==> flow/design.v <==
module  cordic_sin_cos
#(    
    parameter PIPELINE  = 16                         
)
(
    input                               clk,
    input                               rst_n,
    input       signed  [31:0]          angle,       
    input                               pre_vaild,
    output  reg signed  [31:0]          sin, 
    output  reg signed  [31:0]          cos,
    output  reg                         post_vaild
); 
wire signed [31:0]  angle_array[15:0];
assign angle_array[0]  = 32'sd2949120;     
assign angle_array[1]  = 32'sd1740992;     
assign angle_array[2]  = 32'sd919872;      
assign angle_array[3]  = 32'sd466944;      
assign angle_array[4]  = 32'sd234368;      
assign angle_array[5]  = 32'sd117312;      
assign angle_array[6]  = 32'sd58688;       
assign angle_array[7]  = 32'sd29312;       
assign angle_array[8]  = 32'sd14656;       
assign angle_array[9]  = 32'sd7360;        
assign angle_array[10] = 32'sd3648;        
assign angle_array[11] = 32'sd1856;	      
assign angle_array[12] = 32'sd896;         
assign angle_array[13] = 32'sd448;         
assign angle_array[14] = 32'sd256;         
assign angle_array[15] = 32'sd128;         
localparam K        = 32'h09b74;	   
reg signed  [31:0]  angle_map;
reg         [1:0]   site;
wire signed [15:0]  angle_t;
assign  angle_t = angle >>> 16;
always@(posedge clk or negedge rst_n)begin 
    if(!rst_n)begin
        angle_map   <=  0;
        site        <=  2'd1;
    end
    else    if((angle_t >= (-16'sd90))&&(angle_t <= 16'sd90))begin
        angle_map   <=  angle;
        site        <=  2'd1;
    end
    else    if(angle_t > 16'sd90 && angle_t <= 16'sd180)begin
        angle_map   <=  32'sd11796480 - angle;                   
        site        <=  2'd2;
    end
    else    begin
        angle_map   <=  -32'sd11796480 - angle;
        site        <=  2'd3;
    end
end   
reg signed 	[31:0] 		x[PIPELINE:0];
reg signed 	[31:0] 		y[PIPELINE:0];
reg signed 	[31:0] 		z[PIPELINE:0];
always@(posedge clk or negedge rst_n)begin
   if(!rst_n)begin
       x[0]    <=  32'sd0;
       y[0]    <=  32'sd0;
       z[0]    <=  32'sd0;
   end
   else    begin
       x[0]    <=   K;
       y[0]    <=   32'sd0;
       z[0]    <=   angle_map;
   end
end
genvar i;
generate
    for(i = 1;i < PIPELINE+1;i = i + 1)begin:cal_xyz
        always@(posedge clk or negedge rst_n)begin
            if(!rst_n)begin
                x[i]    <=  32'sd0;
                y[i]    <=  32'sd0;
                z[i]    <=  32'sd0;
            end
            else    if(z[i-1][31])begin
                x[i]    <=  x[i-1] + (y[i-1] >>> (i-1));
                y[i]    <=  y[i-1] - (x[i-1] >>> (i-1));
                z[i]    <=  z[i-1] + angle_array[i-1];
            end
            else    begin
                x[i]    <=  x[i-1] - (y[i-1] >>> (i-1));
                y[i]    <=  y[i-1] + (x[i-1] >>> (i-1));
                z[i]    <=  z[i-1] - angle_array[i-1];
            end
        end 
    end
endgenerate
reg     [PIPELINE+1:0]      vaild_r;
reg     [2*PIPELINE+1:0]    site_r;
always@(posedge clk or negedge rst_n)begin
    if(!rst_n)
        vaild_r <=  {(PIPELINE+2){1'b0}};
    else
        vaild_r <=  {vaild_r[PIPELINE:0],pre_vaild};
end
always@(posedge clk )begin
    site_r  <=  {site_r[2*PIPELINE-1:0],site};   
end
always@(posedge clk or negedge rst_n)begin
    if(!rst_n)
        post_vaild  <=  0;
    else
        post_vaild  <=  vaild_r[PIPELINE+1];
end
always@(posedge clk or negedge rst_n)begin
    if(!rst_n)begin
        sin <=  0;
        cos <=  0;
    end
    else    if(~vaild_r[PIPELINE+1])begin
        sin <=  0;
        cos <=  0;
    end
    else    begin
        case(site_r[2*PIPELINE+1:2*PIPELINE])
            2'd1:begin
                sin <=  y[PIPELINE];
                cos <=  x[PIPELINE];
            end
            2'd2:begin
                sin <=  y[PIPELINE];
                cos <=  ~x[PIPELINE] + 1;
            end
            2'd3:begin
                sin <=  y[PIPELINE];
                cos <=  ~x[PIPELINE] + 1;
            end      
            default:begin
                sin <=  y[PIPELINE];
                cos <=  x[PIPELINE];
            end
        endcase  
    end
end
endmodule
* Tool chain data of cordic_sin_cos
Tool output for the design above, in the order of the flow.
Line numbers count from 1 in the design file above.
Cell names lack the library's common part.
Not given: n/a
- Top module :: cordic_sin_cos
- Clock input :: clk
- Cell library :: sky130hd
- Timing corner :: tt_025C_1v80

* Word-level counts
Source: Yosys, flattened and elaborated. Widths are those after wreduce; folded enables and synchronous resets count as part of the registers. Registers that Yosys merges into a memory's read port (data or address) are not register bits. Print and check cells do not count. Equal cells are merged and count once.
- Register bits :: 1657
- Bits of input ports :: 35
- Output and inout port bits :: 65
- Elaborated cells :: 213
- Add/subtract/negate cells :: 94
- $lt $le $gt $ge :: 4
- Eq/ne operators :: 2
- Multiplexer cells :: 53
- Bitwise gates (word level) :: 1
- Reduce/logical cells :: 3
** Operators by type and width (count)
- 32-bit two-way mux :: 51
- 25-bit by 32-bit subtractor with 32-bit output with constant A :: 2
- 32-bit by 10-bit adder with 32-bit output with constant B :: 2
- 32-bit by 10-bit subtractor with 32-bit output with constant B :: 2
- 32-bit by 17-bit adder with 32-bit output :: 2
- 32-bit by 17-bit subtractor with 32-bit output :: 2
- 32-bit by 18-bit adder with 32-bit output :: 2
- 32-bit by 18-bit subtractor with 32-bit output :: 2
- 32-bit by 19-bit adder with 32-bit output :: 2
- 32-bit by 19-bit subtractor with 32-bit output :: 2
- 32-bit by 20-bit adder with 32-bit output :: 2
- 32-bit by 20-bit subtractor with 32-bit output :: 2
- 32-bit by 21-bit adder with 32-bit output :: 2
- 32-bit by 21-bit subtractor with 32-bit output :: 2
- 32-bit by 22-bit adder with 32-bit output :: 2
- 32-bit by 22-bit subtractor with 32-bit output :: 2
- 32-bit by 23-bit adder with 32-bit output :: 2
- 32-bit by 23-bit subtractor with 32-bit output :: 2
- 32-bit by 24-bit adder with 32-bit output :: 2
- 32-bit by 24-bit subtractor with 32-bit output :: 2
- 32-bit by 25-bit adder with 32-bit output :: 2
- 32-bit by 25-bit subtractor with 32-bit output :: 2
- 32-bit by 26-bit adder with 32-bit output :: 2
- 32-bit by 26-bit subtractor with 32-bit output :: 2
- 32-bit by 27-bit adder with 32-bit output :: 2
- 32-bit by 27-bit subtractor with 32-bit output :: 2
- 32-bit by 28-bit adder with 32-bit output :: 2
- 32-bit by 28-bit subtractor with 32-bit output :: 2
Other operator kinds: 46; their cells: 52.

* Longest topological paths
Depth = most cells in a row (Yosys ltp): at word level without a register or memory, in the mapped netlist without a sequential cell, where the memories' decode and read muxes count.
- Depth after elaboration :: 4
- ABC_AREA :: 0
- Gate-level depth with buffers :: 22
- Depth with buffers taken out :: 21

* Synthesis result
The flow's flattened synthesis, as Yosys stat reports it; memories are mapped. The netlist is that of the ABC_AREA named above (0 if unset); the other value can give another one.
The area totals of this step are shown rounded.
- Cell count :: 12018
- Mapped area :: 0.11 sq mm
- Area of sequential cells :: 0.0369 sq mm
- Mapped flip-flops :: 1477
- Buffers :: 200
** Cell types
- dfrtp_1 :: count 1460, total area 3.65E+04 sq um
- ha_1 :: count 1267, total area 1.59E+04 sq um
- xnor2_1 :: count 1157, total area 1.01E+04 sq um
- a21oi_1 :: count 1245, total area 6.23E+03 sq um
- xor2_1 :: count 563, total area 4.93E+03 sq um
- nor2_1 :: count 1120, total area 4.2E+03 sq um
- a21o_1 :: count 489, total area 3.67E+03 sq um
- o21ai_0 :: count 537, total area 2.69E+03 sq um
- nand2_1 :: count 572, total area 2.15E+03 sq um
- inv_1 :: count 508, total area 1.91E+03 sq um
- nor3_1 :: count 364, total area 1.82E+03 sq um
- o21a_1 :: count 182, total area 1366.31 sq um
- o21bai_1 :: count 157, total area 1178.63 sq um
- nor2b_1 :: count 176, total area 1.1E+03 sq um
- nand2b_1 :: count 164, total area 1.03E+03 sq um
- nand3_1 :: count 204, total area 1.02E+03 sq um
- a31oi_1 :: count 144, total area 900.864 sq um
- fa_1 :: count 42, total area 840.806 sq um
Not listed: further types 75, cells in them 1667.

* Timing after synthesis
Path of least setup slack by OpenSTA after synthesis, without wires, with an ideal clock, recovery checks aside; 20% of the period is set as input and as output delay. Where synthesis merged equal registers, the netlist keeps one of their names.
- Path kind :: input to register
- From :: input angle[22]
- To :: register angle_map[31]
- Clock period :: 6.0 ns
- Input delay :: 1.200 ns
- Library setup time :: 0.079 ns
- Arrival time :: 4.536 ns
- Slack :: 1.385 ns
- Path delay :: 3.415 ns
- Driving pins on the path :: 19
- Path buffers :: 1
- Synthesis period reached :: 4.615 ns
"path delay" = arrival - input delay + setup time.
"driving pins on the path": output pins that drive a net of the path, with the launching flip-flop's if there is one; two outputs of one cell count as two.
"synthesis period reached" is the clock period less the worst setup slack; recovery checks do not enter. This is arithmetic on one report: input and output delays are still those of the set period (20% each).
The rows between start and end are the longest chain of elaborated cells between them; the timing report does not say that the signal goes this way. Where chains are equally long, one stands for them.
Each line given opens the expression or statement behind the cell; cells for indexed reads and writes are added by Yosys, which also makes memories of some case tables.
At most two assigning lines are given for a register; there are more.
- Path through :: inv_1 nor4_1 a31oi_1 o22ai_1 and2_1 clkbuf_1 or2_2 inv_1 ha_1 and3_1 nand4_1 a21boi_1 o21ai_1 a21oi_1 nor3_1 o31ai_1 a21oi_1 o21bai_1 mux2i_1
- Cells in the longest elaborated chain :: 4
- Elaborated cells on any way between the ends :: 10
- Those cells by class :: add/sub: 2; compare: 4; mux: 2; reduce/logical: 2
** RTL lines, path post-synthesis
- from (decl) :: line 8 : input       signed  [31:0]          angle,
- 16-bit by 8-bit > comparator with 1-bit output :: line 45 : else    if(angle_t > 16'sd90 && angle_t <= 16'sd180)begin
- 1-bit logical AND :: line 45
- 32-bit two-way mux :: line 45
- 32-bit two-way mux :: line 41 : else    if((angle_t >= (-16'sd90))&&(angle_t <= 16'sd90))begin
- to (assign) :: line 42 : angle_map   <=  angle;
- to (assign) :: line 46 : angle_map   <=  32'sd11796480 - angle;
- to (decl) :: line 32 : reg signed  [31:0]  angle_map;

* Worst path after layout
From the final timing report of entry A: the path of least setup slack in the routed layout; clock arrival at registers is part of the times.
- Path kind :: register to register
- From :: register z[3][31]
- To :: register y[4][30]
- Clock period :: 7.34 ns
- Library setup time :: 0.07 ns
- Arrival time :: 6.75 ns
- Slack :: 1.26 ns
- Driving pins on the path :: 16
- Path buffers :: 2
The rows between start and end are the longest chain of elaborated cells between them; the timing report does not say that the signal goes this way. Where chains are equally long, one stands for them.
At most two assigning lines are given for a register; there are more.
- Path through :: dfrtp_1 clkbuf_1 buf_1 mux2i_1 fa_1 a21o_1 a21oi_1 o21a_1 o21ai_0 a2111oi_1 o311ai_0 nand3_1 a31oi_1 a21o_1 a21oi_1 xnor2_1
- Cells in the longest elaborated chain :: 1
- Elaborated cells on any way between the ends :: 1
- Those cells by class :: mux: 1
** RTL lines, path after layout
- from (decl) :: line 56 : reg signed [31:0] z[PIPELINE:0];
- from (assign) :: line 81 : z[i]    <=  z[i-1] + angle_array[i-1];
- from (assign) :: line 86 : z[i]    <=  z[i-1] - angle_array[i-1];
- 32-bit two-way mux :: line 78 : else    if(z[i-1][31])begin
- to (assign) :: line 80 : y[i]    <=  y[i-1] - (x[i-1] >>> (i-1));
- to (assign) :: line 85 : y[i]    <=  y[i-1] + (x[i-1] >>> (i-1));
- to (decl) :: line 55 : reg signed [31:0] y[PIPELINE:0];

==> runs of cordic_sin_cos <==
3 stored runs of cordic_sin_cos in the flow (synthesis by Yosys, layout by OpenROAD, sky130hd cells), in arbitrary order. Constraints: input delay and output delay 20% of the set period each, output load 0.01 pF.
"clock period reached": clock period set for the run, less the worst setup slack. It is reckoned from that one timing run; input and output delays stay at 20% of the period that was set.
"time used up by the worst setup path" = time allowed to the worst setup path (clock period - input delay - output delay, where it has them) - its slack; a late launch clock adds to it, a late capture clock takes from it.
Measured values are rounded.

** Entry A
- Settings :: ABC_AREA=0; CAP_MARGIN=5; CORE_ASPECT_RATIO=1.31; CORE_UTILIZATION=29; CTS_CLUSTER_DIAMETER=138; CTS_CLUSTER_SIZE=94; GPL_TIMING_DRIVEN=0; MAX_ROUTING_LAYER=met4; MIN_ROUTING_LAYER=met1; SETUP_SLACK_MARGIN=1.01; period_ns=7.34; CORE_MARGIN=2; SLEW_MARGIN=20
- Standard-cell area after routing :: 0.119 sq mm
- Time used up by the worst setup path :: 6.08 ns
- Kind of the worst setup path :: register to register
- Cell area after synthesis :: 0.11 sq mm
- Utilization after routing :: 31.6%
- Final setup TNS :: 0.000 ns
- Setup slack of the worst path :: 1.26 ns
- Clock period reached :: 6.084 ns
- Die footprint :: 0.384 sq mm

** Entry B
- Settings :: CORE_UTILIZATION=40; period_ns=3.86; CAP_MARGIN=20; CORE_MARGIN=2; SLEW_MARGIN=20
- Standard-cell area after routing :: 0.146 sq mm
- Time used up by the worst setup path :: 4.27 ns
- Kind of the worst setup path :: register to register
- Cell area after synthesis :: 0.11 sq mm
- Utilization after routing :: 53.6%
- Final setup TNS :: -6.46 ns
- Setup slack of the worst path :: -0.410 ns
- Clock period reached :: 4.270 ns
- Die footprint :: 0.279 sq mm

** Entry C
- Settings :: ABC_AREA=1; CAP_MARGIN=35; CELL_PAD_IN_SITES_DETAIL_PLACEMENT=2; CORE_ASPECT_RATIO=1.26; CORE_MARGIN=3; CORE_UTILIZATION=29; MIN_ROUTING_LAYER=met2; PLACE_DENSITY_LB_ADDON=0.17; SETUP_SLACK_MARGIN=0.76; TNS_END_PERCENT=75; period_ns=6.14; SLEW_MARGIN=20
- Standard-cell area after routing :: 0.145 sq mm
- Time used up by the worst setup path :: 4.54 ns
- Kind of the worst setup path :: register to register
- Cell area after synthesis :: 0.13 sq mm
- Utilization after routing :: 32.5%
- Final setup TNS :: 0.000 ns
- Setup slack of the worst path :: 1.60 ns
- Clock period reached :: 4.542 ns
- Die footprint :: 0.455 sq mm
